==> flow/design.v <==
`timescale 1ns / 1ps
module cordic_sin_cos
(
    input clk,
    input reset_n,
    input i_call,
    input [31:0] i_data,
    output o_done,
    output [31:0] o_cos,
    output [31:0] o_sin
);
cordic_sin_cos_core u_sin_cos (
    .clk     ( clk ),
    .reset_n ( reset_n ),
    .i_call  ( i_call ),
    .i_data  ( i_data ),
    .o_done  ( o_done ),
    .o_cos   ( o_cos ),
    .o_sin   ( o_sin )
);
endmodule
module cordic_sin_cos_core(
    clk,
    reset_n,
    i_call,
    i_data,
    o_done,
    o_cos,
    o_sin
);
     input clk;
     input reset_n;
	 input i_call; 
	 input signed [31:0] i_data;
	 output o_done;
	 output signed [31:0] o_cos;
	 output signed [31:0] o_sin;	 
	 function [31:0] atan;
	    input [3:0] idx;
	    case( idx )
	       4'd0: atan = 32'd2949120;  4'd1: atan = 32'd1740992;  4'd2: atan = 32'd919872;  4'd3: atan = 32'd466944;
	       4'd4: atan = 32'd234368;   4'd5: atan = 32'd117312;   4'd6: atan = 32'd58688;   4'd7: atan = 32'd29312;
	       4'd8: atan = 32'd14656;    4'd9: atan = 32'd7360;     4'd10: atan = 32'd3648;   4'd11: atan = 32'd1856;
	       4'd12: atan = 32'd896;     4'd13: atan = 32'd448;     4'd14: atan = 32'd256;    default: atan = 32'd128;
	    endcase
	 endfunction
	 reg signed [31:0]x,y,tx,ty,deg,rcos,rsin;
	 reg [7:0]i,seg;
	 reg isdone,isnegcos,isnegsin,isswap;
	 always @ ( posedge clk or negedge reset_n )
	 if( !reset_n )
	 begin
	    { x,y,deg,rcos,rsin } <= { 32'd0,32'd0,32'd0,32'd0,32'd0};
		i <= 8'd0;
		{ isdone,isnegcos,isnegsin,isswap } <= { 1'b0,1'b0,1'b0,1'b0 };
	 end
	 else if( i_call )
	 case( i )       
  	    0:
		begin
		   seg = i_data / 90;
		   if( seg == 0 ) 
		   begin 
		   	  deg <= i_data; 
		   	  isnegcos <= 0; 
		   	  isnegsin <= 0; 
		   	  isswap <= 0; 
		   end
		   else if( seg == 1 ) 
		   begin 
		   	  deg <= i_data - 90; 
		   	  isnegcos <= 1; 
		   	  isnegsin <= 0; 
		   	  isswap <= 1; 
		   end
		   else if( seg == 2 ) 
		   begin 
		   	  deg <= i_data - 180; 
		   	  isnegcos <= 1; 
		   	  isnegsin <= 1; 
		   	  isswap <= 0; 
		   end
		   else if( seg == 3 ) 
		   begin 
		   	  deg <= i_data - 270; 
		   	  isnegcos <= 0; 
		   	  isnegsin <= 1; 
		   	  isswap <= 1;  
		   end 
		   i <= i + 1'b1;
	    end		 
		1:
		begin 
		   x <= 32'd39797; 
		   y <= 32'd0; 
		   deg <= deg << 16; 
		   i <= i + 1'b1; 
		end					 
		2,3,4,5,6,7,8,9,10,11,12,13,14,15,16,17:
		if( deg > 0 )
		begin
		   ty = y >>> i-2;
		   tx = x >>> i-2;
		   x <= x - ty;
		   y <= y + tx;
		   deg <= deg - atan(i-2);
		   i <= i + 1'b1;
		end
		else
		begin
		   ty = y >>> i-2;
		   tx = x >>> i-2;
		   x <= x + ty ;
		   y <= y - tx ;
		   deg <= deg + atan(i-2);
		   i <= i + 1'b1;
		end
		18:
		begin 
		   {rcos,rsin} <= isswap ? { y,x } : { x,y }; 
		   i <= i + 1'b1; 
		end			
		19:
		begin 
		   isdone <= 1'b1; 
		   i <= i + 1'b1; 
		end		
		20:
		begin 
		   isdone <= 1'b0; 
		   i <= 8'd0; 
		end		   
	 endcase
	 assign o_done = isdone;
	 assign o_cos = isnegcos ? -(rcos) : rcos;
	 assign o_sin = isnegsin ? -(rsin) : rsin;
endmodule
== Step by step through the tools: cordic_sin_cos ==
Each step is given for the RTL above and for the edited RTL.
"original" refers to lines of the RTL above, "edited" to lines of the edited file.
"difference": "edited" minus "original" as printed here. "rel. change": 100 x difference / "original".
Library cell names are shortened.
A cell with n/a has no value.
Inputs
  top: cordic_sin_cos
  clock port: clk
  library: sky130hd
  timing corner: tt_025C_1v80

== The edit ==
Unified diff, file above to edited file.
This change comes from a script, not from a designer. The edited design behaves differently; no optimisation was intended.
begin of diff
@@ -48,12 +48,6 @@
 	 reg [7:0]i,seg;
 	 reg isdone,isnegcos,isnegsin,isswap;
-	 always @ ( posedge clk or negedge reset_n )
-	 if( !reset_n )
-	 begin
-	    { x,y,deg,rcos,rsin } <= { 32'd0,32'd0,32'd0,32'd0,32'd0};
-		i <= 8'd0;
-		{ isdone,isnegcos,isnegsin,isswap } <= { 1'b0,1'b0,1'b0,1'b0 };
-	 end
-	 else if( i_call )
+	 always @ ( posedge clk )
+	 if( i_call )
 	 case( i )       
   	    0:
end of diff

== After elaboration ==
Counts by Yosys on the flattened word-level netlist (proc, flatten, opt, wreduce; memories kept). Register bits leave out memories and registers merged into their read ports (data or address). Print and check cells are left out.
Yosys's memory passes give these memory sizes; they may raise the number of words (mostly to a power of two), join words into wider ones and drop unused or constant bits.
Cells by class
  add/sub/neg operators: original 13, edited 13, difference 0, rel. change 0.00%
  divide/modulo/power cells: original 1, edited 1, difference 0, rel. change 0.00%
  magnitude comparators: original 1, edited 1, difference 0, rel. change 0.00%
  equal/unequal tests: original 24, edited 24, difference 0, rel. change 0.00%
  shift-type cells: original 2, edited 2, difference 0, rel. change 0.00%
  mux-type cells: original 32, edited 28, difference -4, rel. change -12.50%
  reductions and logical operators: original 15, edited 16, difference +1, rel. change +6.67%
Operators by type and width
  1-bit 2-to-1 mux: original 11, edited 7, difference -4, rel. change -36.36%
  2-bit OR reduction: original 0, edited 1, difference +1
Operator kinds equal on both sides are left out: 31.
Bit counts
  flip-flop bits (word level): original 172, edited 172, difference 0, rel. change 0.00%
  ROM bits: original 512, edited 512, difference 0, rel. change 0.00%
  memory cells: original 2, edited 2, difference 0, rel. change 0.00%
  bits of input ports: original 35, edited 35, difference 0, rel. change 0.00%
  output and inout port bits: original 65, edited 65, difference 0, rel. change 0.00%
  word-level cells: original 100, edited 97, difference -3, rel. change -3.00%
Memories
  words x width with read and write ports: original 16x16 r1 w0; 16x16 r1 w0, edited 16x16 r1 w0; 16x16 r1 w0

== Logic depth ==
Yosys ltp: most cells in a row. Word level: on the elaborated netlist, between registers, memories and ports. Mapped: between sequential cells and ports; inverters and the memories' decode and read muxes count.
Logic depth
  word-level depth: original 7, edited 7, difference 0, rel. change 0.00%
  ABC_AREA: original 0, edited 0
  gate-level depth with buffers: original 101, edited 100, difference -1, rel. change -0.99%
  gate-level depth less buffers: original 80, edited 81, difference +1, rel. change +1.25%

== After synthesis ==
Source: synth_stat.txt of the flow (Yosys; design flattened, memories mapped). It holds for the ABC_AREA given above (unset counts as 0); a run with the other value may have another netlist.
Mapped netlist
  standard cells after synthesis: original 3904, edited 3488, difference -416, rel. change -10.66%
  mapped area (um^2): original 28348.4, edited 27453.8, difference -894.6, rel. change -3.16%
  flip-flop cells: original 172, edited 172, difference 0, rel. change 0.00%
  buffers: original 235, edited 197, difference -38, rel. change -16.17%
Cells by type
  dfrtp_1: original 172, edited 0, difference -172, rel. change -100.00%
  edfxtp_1: original 0, edited 172, difference +172
  o21ai_0: original 363, edited 217, difference -146, rel. change -40.22%
  nand2_1: original 451, edited 313, difference -138, rel. change -30.60%
  mux2_2: original 30, edited 92, difference +62, rel. change +206.67%
  a21o_1: original 96, edited 47, difference -49, rel. change -51.04%
  mux2i_1: original 142, edited 99, difference -43, rel. change -30.28%
  clkbuf_1: original 174, edited 135, difference -39, rel. change -22.41%
  nor2_1: original 359, edited 330, difference -29, rel. change -8.08%
  o211ai_1: original 55, edited 29, difference -26, rel. change -47.27%
  o21bai_1: original 37, edited 60, difference +23, rel. change +62.16%
  buf_2: original 30, edited 16, difference -14, rel. change -46.67%
  mux4_2: original 5, edited 18, difference +13, rel. change +260.00%
  o22ai_1: original 40, edited 28, difference -12, rel. change -30.00%
  o21a_1: original 24, edited 36, difference +12, rel. change +50.00%
  buf_1: original 18, edited 30, difference +12, rel. change +66.67%
  nand3_1: original 87, edited 76, difference -11, rel. change -12.64%
  nor2b_1: original 18, edited 29, difference +11, rel. change +61.11%
Cell types equal on both sides are left out: 20.
The list need not be complete.
By module: a second synthesis without flattening, with its own total; a netlist apart from the flattened one above.
Second synthesis, totals
  cells (unflattened synthesis): original 3875, edited 3568, difference -307, rel. change -7.92%
  area total of the unflattened synthesis (um^2): original 28511.1, edited 28303.4, difference -207.7, rel. change -0.73%
Each row is one instance without its submodules.
Modules, original
  cordic_sin_cos_core: times used 1, cells 3875, area 28511.1 um^2, sequential area 4304.1 um^2
  cordic_sin_cos: times used 1, cells 0, area 0.0 um^2, sequential area 0.0 um^2
Modules, edited
  cordic_sin_cos_core: times used 1, cells 3568, area 28303.4 um^2, sequential area 5165.0 um^2
  cordic_sin_cos: times used 1, cells 0, area 0.0 um^2, sequential area 0.0 um^2

== Path before layout ==
OpenSTA on the mapped netlist: ideal clock, no wires. The path of least setup slack (recovery checks aside). Input and output delay are each 20% of the period. Register names are those of the netlist, which keeps one name where synthesis merged equal registers.
Path after synthesis
  kind: original input to register, edited input to register
  from: original input i_data[3], edited input i_data[3]
  to: original register u_sin_cos.deg[14], edited register u_sin_cos.deg[16]
  clock period (ps): original 30000, edited 30000, difference 0, rel. change 0.00%
  external input delay (ps): original 6000, edited 6000, difference 0, rel. change 0.00%
  library setup time (ps): original 127, edited 261, difference +134
  time at the first pin (ps): original 6000, edited 6000, difference 0, rel. change 0.00%
  arrival (ps): original 26511, edited 27024, difference +513, rel. change +1.94%
  data required time (ps): original 29873, edited 29739, difference -134, rel. change -0.45%
  slack (ps): original 3362, edited 2716, difference -646
  path delay (ps): original 20638, edited 21285, difference +647, rel. change +3.13%
  driving pins on the path: original 93, edited 94, difference +1, rel. change +1.08%
  synthesis period reached (ps): original 26638, edited 27284, difference +646, rel. change +2.43%
"path delay" = arrival - input delay + setup time.
"driving pins on the path": output pins that drive a net of the path, with the launching flip-flop's if there is one; two outputs of one cell count as two.
"synthesis period reached" = period - worst setup slack (recovery checks aside). The figure is calculated, with input and output delays left at 20% of the set period.
Between the ends stands the longest chain of elaborated cells between them, by number of cells; it is not shown to be the way that was timed. Of several equally long chains one is given.
A line is the first line of the expression or statement that the cell stems from. Yosys adds cells for indexed reads and writes and turns some case tables into memories.
At most two assigning lines are given for a register; there are more.
Between the ends, after synthesis, original
  cell sequence: buf_2 > inv_1 > ha_1 > and4bb_1 > nand3_2 > o32a_1 > and2_1 > buf_2 > or4_1 > a21boi_2 > or2_1 > buf_4 > nor2_2 > o311ai_4 > mux2_1 > o21a_1 > or4_4 > nand2_1 > [... 57 more ...] > clkbuf_1 > o211ai_1 > o211ai_4 > a21oi_1 > clkbuf_1 > clkbuf_1 > ha_1 > nand2_1 > nand2b_1 > a21oi_1 > a311o_1 > nor2_1 > a211oi_4 > a31o_1 > a2111o_1 > xnor2_1 > a221oi_1 > nor2_1
  length of the longest elaborated chain: 7
  elaborated cells between the ends (all ways): 15
  source lines of those cells: 9
  those cells by class: add/sub (3); div (1); eq/ne (4); mux (5); reduce/logical (2)
RTL lines, path after synthesis, original
  start: declaration: RTL line 7  | input [31:0] i_data,
  32-bit by 8-bit divider with 32-bit output: RTL line 61  | seg = i_data / 90;
  8-bit by 2-bit == test with 1-bit output: RTL line 83  | else if( seg == 3 )
  32-bit 2-to-1 mux: RTL line 83
  32-bit 2-to-1 mux: RTL line 76  | else if( seg == 2 )
  32-bit 2-to-1 mux: RTL line 69  | else if( seg == 1 )
  32-bit 2-to-1 mux: RTL line 62  | if( seg == 0 )
  32-bit case mux with 3-bit select: RTL line 58  | case( i )
  end: assignment: RTL line 64  | deg <= i_data;
  end: assignment: RTL line 71  | deg <= i_data - 90;
  end: declaration: RTL line 47  | reg signed [31:0]x,y,tx,ty,deg,rcos,rsin;
edited: Ways into the end's enable are left out, as the timed path ends at the data pin.
Between the ends, after synthesis, edited
  cell sequence: clkbuf_1 > inv_1 > ha_1 > and3b_1 > nand4_1 > o21a_1 > or4_1 > a2111oi_2 > nor4_2 > a211oi_1 > a31oi_1 > and3_1 > buf_2 > o21a_1 > buf_6 > nor3_4 > o21ai_1 > a2bb2oi_1 > [... 58 more ...] > o21ai_1 > a22oi_2 > clkbuf_1 > ha_1 > inv_1 > or3_1 > or3_1 > a211oi_1 > o221a_2 > and4_1 > buf_2 > inv_2 > buf_4 > a31oi_1 > nor3_1 > mux2i_1 > o311ai_1 > a221o_1
  length of the longest elaborated chain: 7
  elaborated cells between the ends (all ways): 13
  source lines of those cells: 9
  those cells by class: add/sub (3); div (1); eq/ne (3); mux (5); reduce/logical (1)
RTL lines, path after synthesis, edited
  start: declaration: RTL line 7  | input [31:0] i_data,
  32-bit by 8-bit divider with 32-bit output: RTL line 55  | seg = i_data / 90;
  8-bit by 2-bit == test with 1-bit output: RTL line 77  | else if( seg == 3 )
  32-bit 2-to-1 mux: RTL line 77
  32-bit 2-to-1 mux: RTL line 70  | else if( seg == 2 )
  32-bit 2-to-1 mux: RTL line 63  | else if( seg == 1 )
  32-bit 2-to-1 mux: RTL line 56  | if( seg == 0 )
  32-bit case mux with 3-bit select: RTL line 52  | case( i )
  end: assignment: RTL line 58  | deg <= i_data;
  end: assignment: RTL line 65  | deg <= i_data - 90;
  end: declaration: RTL line 47  | reg signed [31:0]x,y,tx,ty,deg,rcos,rsin;

== Worst path after layout ==
From the final timing report of the runs of set A: the path of least setup slack in the routed layout; clock arrival at registers is part of the times.
The path's times are printed in steps of 10 ps; the period is the one set.
Path post-layout
  kind: original input to register, edited input to register
  from: original input i_data[2], edited input i_data[2]
  to: original register u_sin_cos.deg[11], edited register u_sin_cos.deg[19]
  clock period (ps): original 30000, edited 30000, difference 0, rel. change 0.00%
  external input delay (ps): original 6000, edited 6000, difference 0, rel. change 0.00%
  library setup time (ps): original 130, edited 270, difference +140
  time at the first pin (ps): original 6000, edited 6000, difference 0, rel. change 0.00%
  arrival (ps): original 28870, edited 28800, difference -70, rel. change -0.24%
  data required time (ps): original 30320, edited 30180, difference -140, rel. change -0.46%
  slack (ps): original 1440, edited 1390, difference -50
  driving pins on the path: original 82, edited 84, difference +2, rel. change +2.44%
Between the ends stands the longest chain of elaborated cells between them, by number of cells; it is not shown to be the way that was timed. Of several equally long chains one is given.
At most two assigning lines are given for a register; there are more.
Between the ends, post-layout, original
  cell sequence: clkdlybuf4s50_1 > inv_1 > ha_1 > and4bb_2 > nand3_2 > o32a_1 > and2_1 > or4_1 > a21boi_2 > nor2_1 > a21oi_2 > nor3_1 > or3_4 > a221oi_4 > nand2_2 > o311ai_1 > a21oi_1 > a21oi_4 > [... 46 more ...] > o311ai_0 > o221ai_1 > a21o_1 > o211ai_1 > o211ai_4 > a21oi_2 > ha_1 > nand2_1 > nor4b_1 > a311o_1 > nor2_1 > a211oi_4 > buf_4 > nor3b_4 > o22ai_2 > nor3_1 > xnor2_1 > o22ai_1
  length of the longest elaborated chain: 7
  elaborated cells between the ends (all ways): 15
  source lines of those cells: 9
  those cells by class: add/sub (3); div (1); eq/ne (4); mux (5); reduce/logical (2)
RTL lines, path post-layout, original
  start: declaration: RTL line 7  | input [31:0] i_data,
  32-bit by 8-bit divider with 32-bit output: RTL line 61  | seg = i_data / 90;
  8-bit by 2-bit == test with 1-bit output: RTL line 83  | else if( seg == 3 )
  32-bit 2-to-1 mux: RTL line 83
  32-bit 2-to-1 mux: RTL line 76  | else if( seg == 2 )
  32-bit 2-to-1 mux: RTL line 69  | else if( seg == 1 )
  32-bit 2-to-1 mux: RTL line 62  | if( seg == 0 )
  32-bit case mux with 3-bit select: RTL line 58  | case( i )
  end: assignment: RTL line 64  | deg <= i_data;
  end: assignment: RTL line 71  | deg <= i_data - 90;
  end: declaration: RTL line 47  | reg signed [31:0]x,y,tx,ty,deg,rcos,rsin;
edited: Ways into the end's enable are left out, as the timed path ends at the data pin.
Between the ends, post-layout, edited
  cell sequence: clkdlybuf4s50_1 > inv_2 > ha_1 > or3b_1 > or3_1 > o31ai_4 > xnor2_1 > o211ai_1 > nor2_1 > a211oi_2 > o22ai_1 > a211oi_2 > o32ai_2 > nand2_1 > a2111oi_2 > o22a_1 > nand2b_2 > nor3_1 > [... 48 more ...] > a211o_1 > or3_1 > a221oi_1 > o21ai_1 > a22oi_2 > ha_1 > inv_1 > or3_1 > or3_1 > a211oi_1 > o221a_2 > nand4_1 > or3_1 > a41o_1 > nand2b_1 > xor2_1 > buf_4 > o21ai_1
  length of the longest elaborated chain: 7
  elaborated cells between the ends (all ways): 13
  source lines of those cells: 9
  those cells by class: add/sub (3); div (1); eq/ne (3); mux (5); reduce/logical (1)
RTL lines, path post-layout, edited
  start: declaration: RTL line 7  | input [31:0] i_data,
  32-bit by 8-bit divider with 32-bit output: RTL line 55  | seg = i_data / 90;
  8-bit by 2-bit == test with 1-bit output: RTL line 77  | else if( seg == 3 )
  32-bit 2-to-1 mux: RTL line 77
  32-bit 2-to-1 mux: RTL line 70  | else if( seg == 2 )
  32-bit 2-to-1 mux: RTL line 63  | else if( seg == 1 )
  32-bit 2-to-1 mux: RTL line 56  | if( seg == 0 )
  32-bit case mux with 3-bit select: RTL line 52  | case( i )
  end: assignment: RTL line 58  | deg <= i_data;
  end: assignment: RTL line 65  | deg <= i_data - 90;
  end: declaration: RTL line 47  | reg signed [31:0]x,y,tx,ty,deg,rcos,rsin;

== Layout results ==
Both versions went through the flow (Yosys, OpenROAD) with the same settings in each pair. Constraints: input delay and output delay 20% of the set period each, output load 0.01 pF.
Settings, set A
  period_ns: 30.0
  CAP_MARGIN: 20
  CORE_MARGIN: 2
  CORE_UTILIZATION: 40
  SLEW_MARGIN: 20
Results, set A
  chip area after synthesis (Yosys) (um^2): original 28348.4, edited 27453.8, difference -894.6, rel. change -3.16%
  area of the die (um^2): original 73016.1, edited 70745.4, difference -2270.7, rel. change -3.11%
  utilization of the finished layout: original 0.446, edited 0.469, difference +0.023
  setup slack of the critical path (ps): original 1445, edited 1386, difference -59
  final setup TNS (ps): original 0, edited 0, difference 0
  final worst hold slack (ps): original 477, edited 630, difference +153
Settings, set B
  ABC_AREA: 1
  CELL_PAD_IN_SITES_DETAIL_PLACEMENT: 0
  CORE_UTILIZATION: 51
  CTS_CLUSTER_SIZE: 88
  GPL_TIMING_DRIVEN: 1
  HOLD_SLACK_MARGIN: 0.03
  PLACE_DENSITY_LB_ADDON: 0.11
  SETUP_SLACK_MARGIN: -2.0
  period_ns: 26.4
  CAP_MARGIN: 20
  CORE_MARGIN: 2
  SLEW_MARGIN: 20
Results, set B
  chip area after synthesis (Yosys) (um^2): original 28587.4, edited 28563.6, difference -23.8, rel. change -0.08%
  area of the die (um^2): original 57963.0, edited 57917.2, difference -45.8, rel. change -0.08%
  utilization of the finished layout: original 0.549, edited 0.551, difference +0.002
  setup slack of the critical path (ps): original 2230, edited 1827, difference -403
  final setup TNS (ps): original 0, edited 0, difference 0
  final worst hold slack (ps): original 422, edited 566, difference +144
